==> flow/design.v <==
module hbridgecontroller(
input PCLK, 				 
input PRESERN, 				 
input PSEL, 				 
input PENABLE, 				 
output wire PREADY, 		 
output wire PSLVERR,		 
input PWRITE,				 
input [31:0] PADDR,			 
input wire [31:0] PWDATA,	 
output reg [31:0] PRDATA,	 
output reg motor1_pwm,
output reg motor2_pwm,
output reg [1:0] motor1_ctrl,
output reg [1:0] motor2_ctrl
); 
assign PSLVERR = 0;
assign PREADY = 1;
wire write_enable = (PENABLE && PWRITE && PSEL);
wire read_enable = (!PWRITE && PSEL); 
wire M1CTRL_WRITE = write_enable && (PADDR[15:0] == 16'h0000);
wire M1CTRL_READ = read_enable && (PADDR[15:0] == 16'h0000);
wire M2CTRL_WRITE = write_enable && (PADDR[15:0] == 16'h0004);
wire M2CTRL_READ = read_enable && (PADDR[15:0] == 16'h0004);
wire M1SPEED_WRITE = write_enable && (PADDR[15:0] == 16'h0008);
wire M1SPEED_READ = read_enable && (PADDR[15:0] == 16'h0008);
wire M2SPEED_WRITE = write_enable && (PADDR[15:0] == 16'h000c);
wire M2SPEED_READ = read_enable && (PADDR[15:0] == 16'h000c);
reg [31:0] counter;
parameter PWM_PERIOD = 200000;   
reg [31:0] M1_duty, M2_duty;
reg [31:0] M1_duty_v, M2_duty_v;
always @(posedge PCLK)
begin
    if (!PRESERN) counter = 0;
    else if (counter >= PWM_PERIOD) counter = 0;
    else counter = counter + 1;
    if (counter < M1_duty && M1_duty > (PWM_PERIOD >> 4)) motor1_pwm <= 1;
    else motor1_pwm <= 0;
    if (counter < M2_duty && M2_duty > (PWM_PERIOD >> 4)) motor2_pwm <= 1;
    else motor2_pwm <= 0;
end
always @(posedge PCLK)
begin
    M1_duty_v = M1_duty;
    M2_duty_v = M2_duty;
	if(!PRESERN)
	begin
        M1_duty_v = 0;
        M2_duty_v = 0;
        motor1_ctrl = 2'b10;
        motor2_ctrl = 2'b10;
    end
    if (M1CTRL_WRITE)
    begin
        if (PWDATA != 0) motor1_ctrl = 2'b01;
        else motor1_ctrl = 2'b10;
    end
    else if (M1CTRL_READ)
    begin
        if (motor1_ctrl == 2'b10) PRDATA = 1;
        else PRDATA = 0;
    end
    if (M2CTRL_WRITE)
    begin
        if (PWDATA != 0) motor2_ctrl = 2'b01;
        else motor2_ctrl = 2'b10;
    end
    else if (M2CTRL_READ)
    begin
        if (motor2_ctrl == 2'b10) PRDATA = 1;
        else PRDATA = 0;
    end
    else if (M1SPEED_WRITE) 
    begin
        M1_duty_v = (PWM_PERIOD * PWDATA[15:0]) >> 8;
        if (M1_duty_v > PWM_PERIOD) M1_duty_v = PWM_PERIOD;
    end
    else if (M1SPEED_READ) PRDATA = ( M1_duty_v / PWM_PERIOD );
    else if (M2SPEED_WRITE) 
    begin
        M2_duty_v = (PWM_PERIOD * PWDATA[15:0]) >> 8;
        if (M2_duty_v > PWM_PERIOD) M2_duty_v = PWM_PERIOD;
    end
    else if (M2SPEED_READ) PRDATA = ( M2_duty_v / PWM_PERIOD );
    M1_duty <= M1_duty_v;
    M2_duty <= M2_duty_v;
end
endmodule
--- tool output ---
## Reports on hbridgecontroller

Tool output for the design above before and after an edit, in the order of the flow.
Lines under "original" count in the file above, lines under "edited" in the edited file.
"difference" is "edited" less "original", of the values as shown; "rel. change" is that difference over "original", in percent.
A cell with - has no value.

- Design top: hbridgecontroller
- Clock port: PCLK
- Standard-cell library: sky130hd
- Timing corner: tt_025C_1v80

## Diff

The edit as a unified diff against the file above.
A script made this edit. It was not meant as an optimisation and need not keep what the design does.

```diff
@@ -8,5 +8,5 @@
 input PWRITE,				 
 input [31:0] PADDR,			 
-input wire [31:0] PWDATA,	 
+input wire [47:0] PWDATA,	 
 output reg [31:0] PRDATA,	 
 output reg motor1_pwm,
```

## Word-level counts

Yosys after proc, flatten, opt, wreduce and memory -nomap, before mapping. Enables and synchronous resets that opt folds into registers are not counted as muxes. Memory bits, and registers merged into a memory's read port (data or address), are not among the register bits. Print and check cells are not counted. Equal cells are merged and count once.

Word-level totals:

| item | original | edited | difference | rel. change (%) |
|---|---|---|---|---|
| output and inout bits | 40 | 40 | 0 | 0.00 |
| elaborated cells | 69 | 69 | 0 | 0.00 |
| input bits | 69 | 85 | +16 | +23.19 |
| register bits | 134 | 134 | 0 | 0.00 |

Cells by class:

| item | original | edited | difference | rel. change (%) |
|---|---|---|---|---|
| reduce/logical cells | 16 | 16 | 0 | 0.00 |
| add/subtract/negate cells | 1 | 1 | 0 | 0.00 |
| $mul | 1 | 1 | 0 | 0.00 |
| equality and inequality tests | 5 | 5 | 0 | 0.00 |
| multiplexer cells | 30 | 30 | 0 | 0.00 |
| order comparisons | 6 | 6 | 0 | 0.00 |
| divide/modulo/power cells | 2 | 2 | 0 | 0.00 |

Operators with widths:

| operator | original | edited | difference | rel. change (%) |
|---|---|---|---|---|
| 32-bit nonzero test | 1 | 0 | -1 | -100.00 |
| 48-bit nonzero test | 0 | 1 | +1 | - |

Operator kinds equal on both sides are left out: 17.

## Logic depth

Yosys ltp: most cells in a row. Word level: on the elaborated netlist, between registers, memories and ports. Mapped: between sequential cells and ports; inverters and the memories' decode and read muxes count.

Depth:

| item | original | edited | difference | rel. change (%) |
|---|---|---|---|---|
| depth in word-level cells | 11 | 11 | 0 | 0.00 |
| ABC_AREA | 0 | 0 | - | - |
| gate-level depth with buffers | 60 | 66 | +6 | +10.00 |
| depth with buffers taken out | 48 | 50 | +2 | +4.17 |

## Mapped cells and area

Yosys stat after the flow's synthesis: flattened, memories mapped to cells. It holds for the ABC_AREA given above (unset counts as 0); a run with the other value may have another netlist.

Cells by type:

| cell type | original | edited | difference | rel. change (%) |
|---|---|---|---|---|
| sky130_fd_sc_hd__a21oi_1 | 127 | 161 | +34 | +26.77 |
| sky130_fd_sc_hd__nand2_1 | 177 | 160 | -17 | -9.60 |
| sky130_fd_sc_hd__nand3_1 | 118 | 102 | -16 | -13.56 |
| sky130_fd_sc_hd__clkbuf_1 | 52 | 40 | -12 | -23.08 |
| sky130_fd_sc_hd__o211ai_1 | 31 | 43 | +12 | +38.71 |
| sky130_fd_sc_hd__o21ai_1 | 25 | 14 | -11 | -44.00 |
| sky130_fd_sc_hd__buf_4 | 6 | 16 | +10 | +166.67 |
| sky130_fd_sc_hd__or3_1 | 9 | 18 | +9 | +100.00 |
| sky130_fd_sc_hd__o211a_1 | 6 | 15 | +9 | +150.00 |
| sky130_fd_sc_hd__o21ai_0 | 139 | 147 | +8 | +5.76 |
| sky130_fd_sc_hd__nand2b_1 | 31 | 39 | +8 | +25.81 |
| sky130_fd_sc_hd__buf_2 | 19 | 27 | +8 | +42.11 |
| sky130_fd_sc_hd__nor2b_1 | 17 | 25 | +8 | +47.06 |
| sky130_fd_sc_hd__o2111ai_1 | 12 | 4 | -8 | -66.67 |
| sky130_fd_sc_hd__inv_1 | 187 | 194 | +7 | +3.74 |
| sky130_fd_sc_hd__nor2_1 | 176 | 183 | +7 | +3.98 |
| sky130_fd_sc_hd__o31ai_1 | 19 | 12 | -7 | -36.84 |
| sky130_fd_sc_hd__a311oi_1 | 12 | 5 | -7 | -58.33 |

Cell types equal on both sides are left out: 26.
Not every row of either side is listed.

Mapped netlist:

| item | original | edited | difference | rel. change (%) |
|---|---|---|---|---|
| cells in the netlist | 2271 | 2287 | +16 | +0.70 |
| buffer cells | 83 | 92 | +9 | +10.84 |
| mapped area (µm²) | 17362.9 | 17514.3 | +151.4 | +0.87 |
| flip-flops | 134 | 134 | 0 | 0.00 |

## Timing after synthesis

Source: OpenSTA report_checks on the synthesized netlist (no wires, ideal clock, input and output delay 20% of the period each), path of least setup slack; recovery checks are left aside. Register names are those of the netlist, which keeps one name where synthesis merged equal registers.

Timing path after synthesis:

| item | original | edited | difference | rel. change (%) |
|---|---|---|---|---|
| path kind | input to register | input to register | - | - |
| from | in PADDR[3] | in PADDR[2] | - | - |
| to | reg PRDATA[0] | reg PRDATA[0] | - | - |
| path buffers | 6 | 7 | +1 | +16.67 |
| launch time at the first pin (ns) | 6.000 | 6.000 | 0.000 | 0.00 |
| path slack (ns) | 10.905 | 10.378 | -0.527 | - |
| external input delay (ns) | 6.000 | 6.000 | 0.000 | 0.00 |
| arrival (ns) | 18.971 | 19.562 | +0.591 | +3.12 |
| period (ns) | 30.0 | 30.0 | 0.0 | 0.00 |
| stages on the path | 53 | 57 | +4 | +7.55 |
| setup time (ns) | 0.124 | 0.059 | -0.065 | - |
| data required time (ns) | 29.876 | 29.941 | +0.065 | +0.22 |
| delay of the path (ns) | 13.095 | 13.621 | +0.526 | +4.02 |
| synthesis period reached (ns) | 19.095 | 19.622 | +0.527 | +2.76 |

"delay of the path" = arrival - input delay + setup time.
"stages on the path" counts driving pins, that of a launching flip-flop among them; a cell with two outputs on the path counts twice.
"synthesis period reached" is the clock period less the worst setup slack; recovery checks do not enter. This is arithmetic on one report: input and output delays are still those of the set period (20% each).
Between the ends stands the longest chain of elaborated cells between them, by number of cells; it is not shown to be the way that was timed. Of several equally long chains one is given.
A line is the first line of the expression or statement that the cell stems from. Yosys adds cells for indexed reads and writes and turns some case tables into memories.
A register here has more assigning lines than the two given.

Between the ends, after synthesis, original:
- Cells stage by stage: sky130_fd_sc_hd__buf_4 -> sky130_fd_sc_hd__inv_2 -> sky130_fd_sc_hd__or3_1 -> sky130_fd_sc_hd__buf_2 -> sky130_fd_sc_hd__buf_2 -> sky130_fd_sc_hd__o21ai_1 -> sky130_fd_sc_hd__a21oi_1 -> sky130_fd_sc_hd__o22ai_1 -> sky130_fd_sc_hd__nand3_2 -> sky130_fd_sc_hd__a31oi_4 -> sky130_fd_sc_hd__mux2_4 -> sky130_fd_sc_hd__a2111oi_1 -> sky130_fd_sc_hd__a311o_1 -> sky130_fd_sc_hd__nand3_1 -> sky130_fd_sc_hd__nor4_4 -> sky130_fd_sc_hd__nor2_1 -> sky130_fd_sc_hd__a211o_2 -> sky130_fd_sc_hd__nor4_4 -> (+17 left out) -> sky130_fd_sc_hd__mux2_4 -> sky130_fd_sc_hd__a211oi_2 -> sky130_fd_sc_hd__o311ai_1 -> sky130_fd_sc_hd__xnor2_1 -> sky130_fd_sc_hd__nor2_1 -> sky130_fd_sc_hd__or4_4 -> sky130_fd_sc_hd__mux2_1 -> sky130_fd_sc_hd__a221o_1 -> sky130_fd_sc_hd__buf_2 -> sky130_fd_sc_hd__a31oi_1 -> sky130_fd_sc_hd__o31ai_2 -> sky130_fd_sc_hd__maj3_2 -> sky130_fd_sc_hd__xnor2_2 -> sky130_fd_sc_hd__a311o_2 -> sky130_fd_sc_hd__a21boi_1 -> sky130_fd_sc_hd__o311ai_1 -> sky130_fd_sc_hd__nor4b_2 -> sky130_fd_sc_hd__a21oi_1
- Length of the longest elaborated chain: 10

RTL lines, path after synthesis, original:

| item | line | RTL |
|---|---|---|
| start, declared | 9 | `input [31:0] PADDR,` |
| 16-bit logical NOT | 22 | `wire M1CTRL_READ = read_enable && (PADDR[15:0] == 16'h0000);` |
| 1-bit logical AND | 22 |  |
| 32-bit two-way mux | 59 | `else if (M1CTRL_READ)` |
| 32-bit two-way mux | 54 | `if (M1CTRL_WRITE)` |
| 32-bit two-way mux | 85 | `else if (M2SPEED_READ) PRDATA = ( M2_duty_v / PWM_PERIOD );` |
| 32-bit two-way mux | 80 | `else if (M2SPEED_WRITE)` |
| 32-bit two-way mux | 79 | `else if (M1SPEED_READ) PRDATA = ( M1_duty_v / PWM_PERIOD );` |
| 32-bit two-way mux | 74 | `else if (M1SPEED_WRITE)` |
| 32-bit two-way mux | 69 | `else if (M2CTRL_READ)` |
| 32-bit two-way mux | 64 | `if (M2CTRL_WRITE)` |
| end, assigned | 79 |  |
| end, assigned | 85 |  |
| end, declared | 11 | `output reg [31:0] PRDATA,` |

Between the ends, after synthesis, edited:
- Cells stage by stage: sky130_fd_sc_hd__buf_2 -> sky130_fd_sc_hd__nand2b_4 -> sky130_fd_sc_hd__or2_1 -> sky130_fd_sc_hd__buf_6 -> sky130_fd_sc_hd__nor2_2 -> sky130_fd_sc_hd__mux2_2 -> sky130_fd_sc_hd__a211oi_4 -> sky130_fd_sc_hd__mux2_2 -> sky130_fd_sc_hd__o31a_1 -> sky130_fd_sc_hd__nor3_4 -> sky130_fd_sc_hd__a2bb2oi_2 -> sky130_fd_sc_hd__a211oi_1 -> sky130_fd_sc_hd__a211oi_2 -> sky130_fd_sc_hd__nor3_4 -> sky130_fd_sc_hd__a2111oi_2 -> sky130_fd_sc_hd__mux2i_2 -> sky130_fd_sc_hd__a21oi_1 -> sky130_fd_sc_hd__or3_1 -> (+21 left out) -> sky130_fd_sc_hd__buf_6 -> sky130_fd_sc_hd__a211oi_4 -> sky130_fd_sc_hd__nor4b_1 -> sky130_fd_sc_hd__a211oi_2 -> sky130_fd_sc_hd__o21a_4 -> sky130_fd_sc_hd__o21a_4 -> sky130_fd_sc_hd__nand2_2 -> sky130_fd_sc_hd__xor2_1 -> sky130_fd_sc_hd__or2_4 -> sky130_fd_sc_hd__o21a_1 -> sky130_fd_sc_hd__a211oi_1 -> sky130_fd_sc_hd__o221ai_1 -> sky130_fd_sc_hd__a21o_1 -> sky130_fd_sc_hd__a221oi_2 -> sky130_fd_sc_hd__a21oi_1 -> sky130_fd_sc_hd__mux2_1 -> sky130_fd_sc_hd__a221oi_1 -> sky130_fd_sc_hd__o31a_1

RTL lines, path after synthesis, edited:

| item | line | RTL |
|---|---|---|
| start, declared | 9 | `input [31:0] PADDR,` |
| end, assigned | 79 | `else if (M1SPEED_READ) PRDATA = ( M1_duty_v / PWM_PERIOD );` |
| end, assigned | 85 | `else if (M2SPEED_READ) PRDATA = ( M2_duty_v / PWM_PERIOD );` |
| end, declared | 11 | `output reg [31:0] PRDATA,` |

edited: No chain of elaborated cells between the ends is given.

## Worst path after layout

Path of least setup slack in the final report of the runs of pair 1 (OpenROAD, finished layout, wires in). Where an end is a register, its clock arrival counts in the times.

Timing path after layout:

| item | original | edited | difference | rel. change (%) |
|---|---|---|---|---|
| path kind | input to register | input to register | - | - |
| from | in PADDR[3] | in PADDR[3] | - | - |
| to | reg PRDATA[0] | reg PRDATA[0] | - | - |
| launch time at the first pin (ns) | 6.00 | 6.00 | 0.00 | 0.00 |
| path slack (ns) | 6.06 | 5.63 | -0.43 | - |
| period (ns) | 30.0 | 30.0 | 0.0 | 0.00 |
| data required time (ns) | 30.31 | 30.38 | +0.07 | +0.23 |
| path buffers | 2 | 3 | +1 | +50.00 |
| stages on the path | 50 | 51 | +1 | +2.00 |
| setup time (ns) | 0.12 | 0.06 | -0.06 | - |
| external input delay (ns) | 6.00 | 6.00 | 0.00 | 0.00 |
| arrival (ns) | 24.25 | 24.74 | +0.49 | +2.02 |

Between the ends stands the longest chain of elaborated cells between them, by number of cells; it is not shown to be the way that was timed. Of several equally long chains one is given.
A register here has more assigning lines than the two given.

Between the ends, after layout, original:
- Cells stage by stage: sky130_fd_sc_hd__clkdlybuf4s50_1 -> sky130_fd_sc_hd__inv_2 -> sky130_fd_sc_hd__or3_1 -> sky130_fd_sc_hd__nor2_4 -> sky130_fd_sc_hd__buf_4 -> sky130_fd_sc_hd__a311oi_1 -> sky130_fd_sc_hd__a311oi_2 -> sky130_fd_sc_hd__nand3_2 -> sky130_fd_sc_hd__a31oi_4 -> sky130_fd_sc_hd__mux2i_2 -> sky130_fd_sc_hd__o21ai_2 -> sky130_fd_sc_hd__o22ai_1 -> sky130_fd_sc_hd__a31oi_1 -> sky130_fd_sc_hd__a31o_2 -> sky130_fd_sc_hd__nor2_1 -> sky130_fd_sc_hd__a211o_2 -> sky130_fd_sc_hd__nor4_4 -> sky130_fd_sc_hd__o21ai_1 -> (+14 left out) -> sky130_fd_sc_hd__o21ai_2 -> sky130_fd_sc_hd__mux2_4 -> sky130_fd_sc_hd__a211oi_2 -> sky130_fd_sc_hd__o311ai_1 -> sky130_fd_sc_hd__xnor2_1 -> sky130_fd_sc_hd__o2111ai_1 -> sky130_fd_sc_hd__maj3_1 -> sky130_fd_sc_hd__a21boi_1 -> sky130_fd_sc_hd__xnor2_1 -> sky130_fd_sc_hd__and2_2 -> sky130_fd_sc_hd__a21boi_2 -> sky130_fd_sc_hd__nor2_1 -> sky130_fd_sc_hd__o311a_4 -> sky130_fd_sc_hd__a311oi_2 -> sky130_fd_sc_hd__o211ai_1 -> sky130_fd_sc_hd__o2111ai_1 -> sky130_fd_sc_hd__nor4b_2 -> sky130_fd_sc_hd__a21oi_1
- Length of the longest elaborated chain: 10

RTL lines, path after layout, original:

| item | line | RTL |
|---|---|---|
| start, declared | 9 | `input [31:0] PADDR,` |
| 16-bit logical NOT | 22 | `wire M1CTRL_READ = read_enable && (PADDR[15:0] == 16'h0000);` |
| 1-bit logical AND | 22 |  |
| 32-bit two-way mux | 59 | `else if (M1CTRL_READ)` |
| 32-bit two-way mux | 54 | `if (M1CTRL_WRITE)` |
| 32-bit two-way mux | 85 | `else if (M2SPEED_READ) PRDATA = ( M2_duty_v / PWM_PERIOD );` |
| 32-bit two-way mux | 80 | `else if (M2SPEED_WRITE)` |
| 32-bit two-way mux | 79 | `else if (M1SPEED_READ) PRDATA = ( M1_duty_v / PWM_PERIOD );` |
| 32-bit two-way mux | 74 | `else if (M1SPEED_WRITE)` |
| 32-bit two-way mux | 69 | `else if (M2CTRL_READ)` |
| 32-bit two-way mux | 64 | `if (M2CTRL_WRITE)` |
| end, assigned | 79 |  |
| end, assigned | 85 |  |
| end, declared | 11 | `output reg [31:0] PRDATA,` |

Between the ends, after layout, edited:
- Cells stage by stage: sky130_fd_sc_hd__clkdlybuf4s50_1 -> sky130_fd_sc_hd__nand2b_4 -> sky130_fd_sc_hd__or2_1 -> sky130_fd_sc_hd__nor2_4 -> sky130_fd_sc_hd__buf_4 -> sky130_fd_sc_hd__mux2_2 -> sky130_fd_sc_hd__a211oi_4 -> sky130_fd_sc_hd__mux2_2 -> sky130_fd_sc_hd__o31a_1 -> sky130_fd_sc_hd__o211ai_1 -> sky130_fd_sc_hd__a211oi_1 -> sky130_fd_sc_hd__a211oi_2 -> sky130_fd_sc_hd__nor3_4 -> sky130_fd_sc_hd__a2111oi_2 -> sky130_fd_sc_hd__mux2i_2 -> sky130_fd_sc_hd__a21oi_1 -> sky130_fd_sc_hd__or3_1 -> sky130_fd_sc_hd__mux2i_1 -> (+15 left out) -> sky130_fd_sc_hd__xnor2_2 -> sky130_fd_sc_hd__a21oi_2 -> sky130_fd_sc_hd__o21ai_2 -> sky130_fd_sc_hd__buf_4 -> sky130_fd_sc_hd__nor2_1 -> sky130_fd_sc_hd__o31a_2 -> sky130_fd_sc_hd__o21a_4 -> sky130_fd_sc_hd__a221o_1 -> sky130_fd_sc_hd__o22a_1 -> sky130_fd_sc_hd__a31oi_2 -> sky130_fd_sc_hd__nand2b_1 -> sky130_fd_sc_hd__a32oi_1 -> sky130_fd_sc_hd__xnor2_1 -> sky130_fd_sc_hd__a311oi_1 -> sky130_fd_sc_hd__a21oi_1 -> sky130_fd_sc_hd__mux2_1 -> sky130_fd_sc_hd__a221oi_1 -> sky130_fd_sc_hd__o31a_1

RTL lines, path after layout, edited:

| item | line | RTL |
|---|---|---|
| start, declared | 9 | `input [31:0] PADDR,` |
| end, assigned | 79 | `else if (M1SPEED_READ) PRDATA = ( M1_duty_v / PWM_PERIOD );` |
| end, assigned | 85 | `else if (M2SPEED_READ) PRDATA = ( M2_duty_v / PWM_PERIOD );` |
| end, declared | 11 | `output reg [31:0] PRDATA,` |

edited: No chain of elaborated cells between the ends is given.

## Measured runs

Runs of the flow (Yosys, OpenROAD) on both versions; the two runs of a pair have the same settings. The constraints put input and output delay at 20% of the set period each and load the outputs with 0.01 pF.

Flow settings, pair 1:
- period_ns: 30.0
- CAP_MARGIN: 20
- CORE_MARGIN: 2
- CORE_UTILIZATION: 40
- SLEW_MARGIN: 20

Measured results, pair 1:

| item | original | edited | difference | rel. change (%) |
|---|---|---|---|---|
| final utilization (%) | 45.3 | 45.6 | +0.3 | - |
| worst-case hold slack (ns) | 0.439 | 0.444 | +0.005 | - |
| power (W) | 0.0006502 | 0.000657 | +0.0000068 | +1.05 |
| cell area after synthesis (µm²) | 17362.9 | 17514.3 | +151.4 | +0.87 |
| period achieved (ns) | 23.941 | 24.367 | +0.426 | +1.78 |
| standard-cell area after routing (µm²) | 19479.9 | 19680.1 | +200.2 | +1.03 |
| worst slack on setup checks (ns) | 6.059 | 5.633 | -0.426 | - |
| total negative slack (ns) | 0.000 | 0.000 | 0.000 | - |
| die size (µm²) | 45090.4 | 45475.6 | +385.2 | +0.85 |

Flow settings, pair 2:
- CELL_PAD_IN_SITES_DETAIL_PLACEMENT: 2
- CORE_UTILIZATION: 24
- CTS_CLUSTER_SIZE: 87
- GPL_ROUTABILITY_DRIVEN: 1
- GPL_TIMING_DRIVEN: 1
- MAX_ROUTING_LAYER: met5
- PLACE_DENSITY: 0.9
- SLEW_MARGIN: 0
- period_ns: 17.8
- CAP_MARGIN: 20
- CORE_MARGIN: 2

Measured results, pair 2:

| item | original | edited |
|---|---|---|
| final utilization (%) | 33.8 | - |
| worst-case hold slack (ns) | 0.460 | - |
| power (W) | 0.001499 | - |
| cell area after synthesis (µm²) | 17362.9 | - |
| period achieved (ns) | 22.859 | - |
| standard-cell area after routing (µm²) | 24197.0 | - |
| worst slack on setup checks (ns) | -5.059 | - |
| total negative slack (ns) | -15.515 | - |
| die size (µm²) | 74512.6 | - |

pair 2, edited: incomplete, routing halted on ODB-0269.
"period achieved": clock period set for the run, less the worst setup slack. It is reckoned from that one timing run; input and output delays stay at 20% of the period that was set.
"power": no workload was simulated; the value follows from the tool's default switching activity.
--- end ---
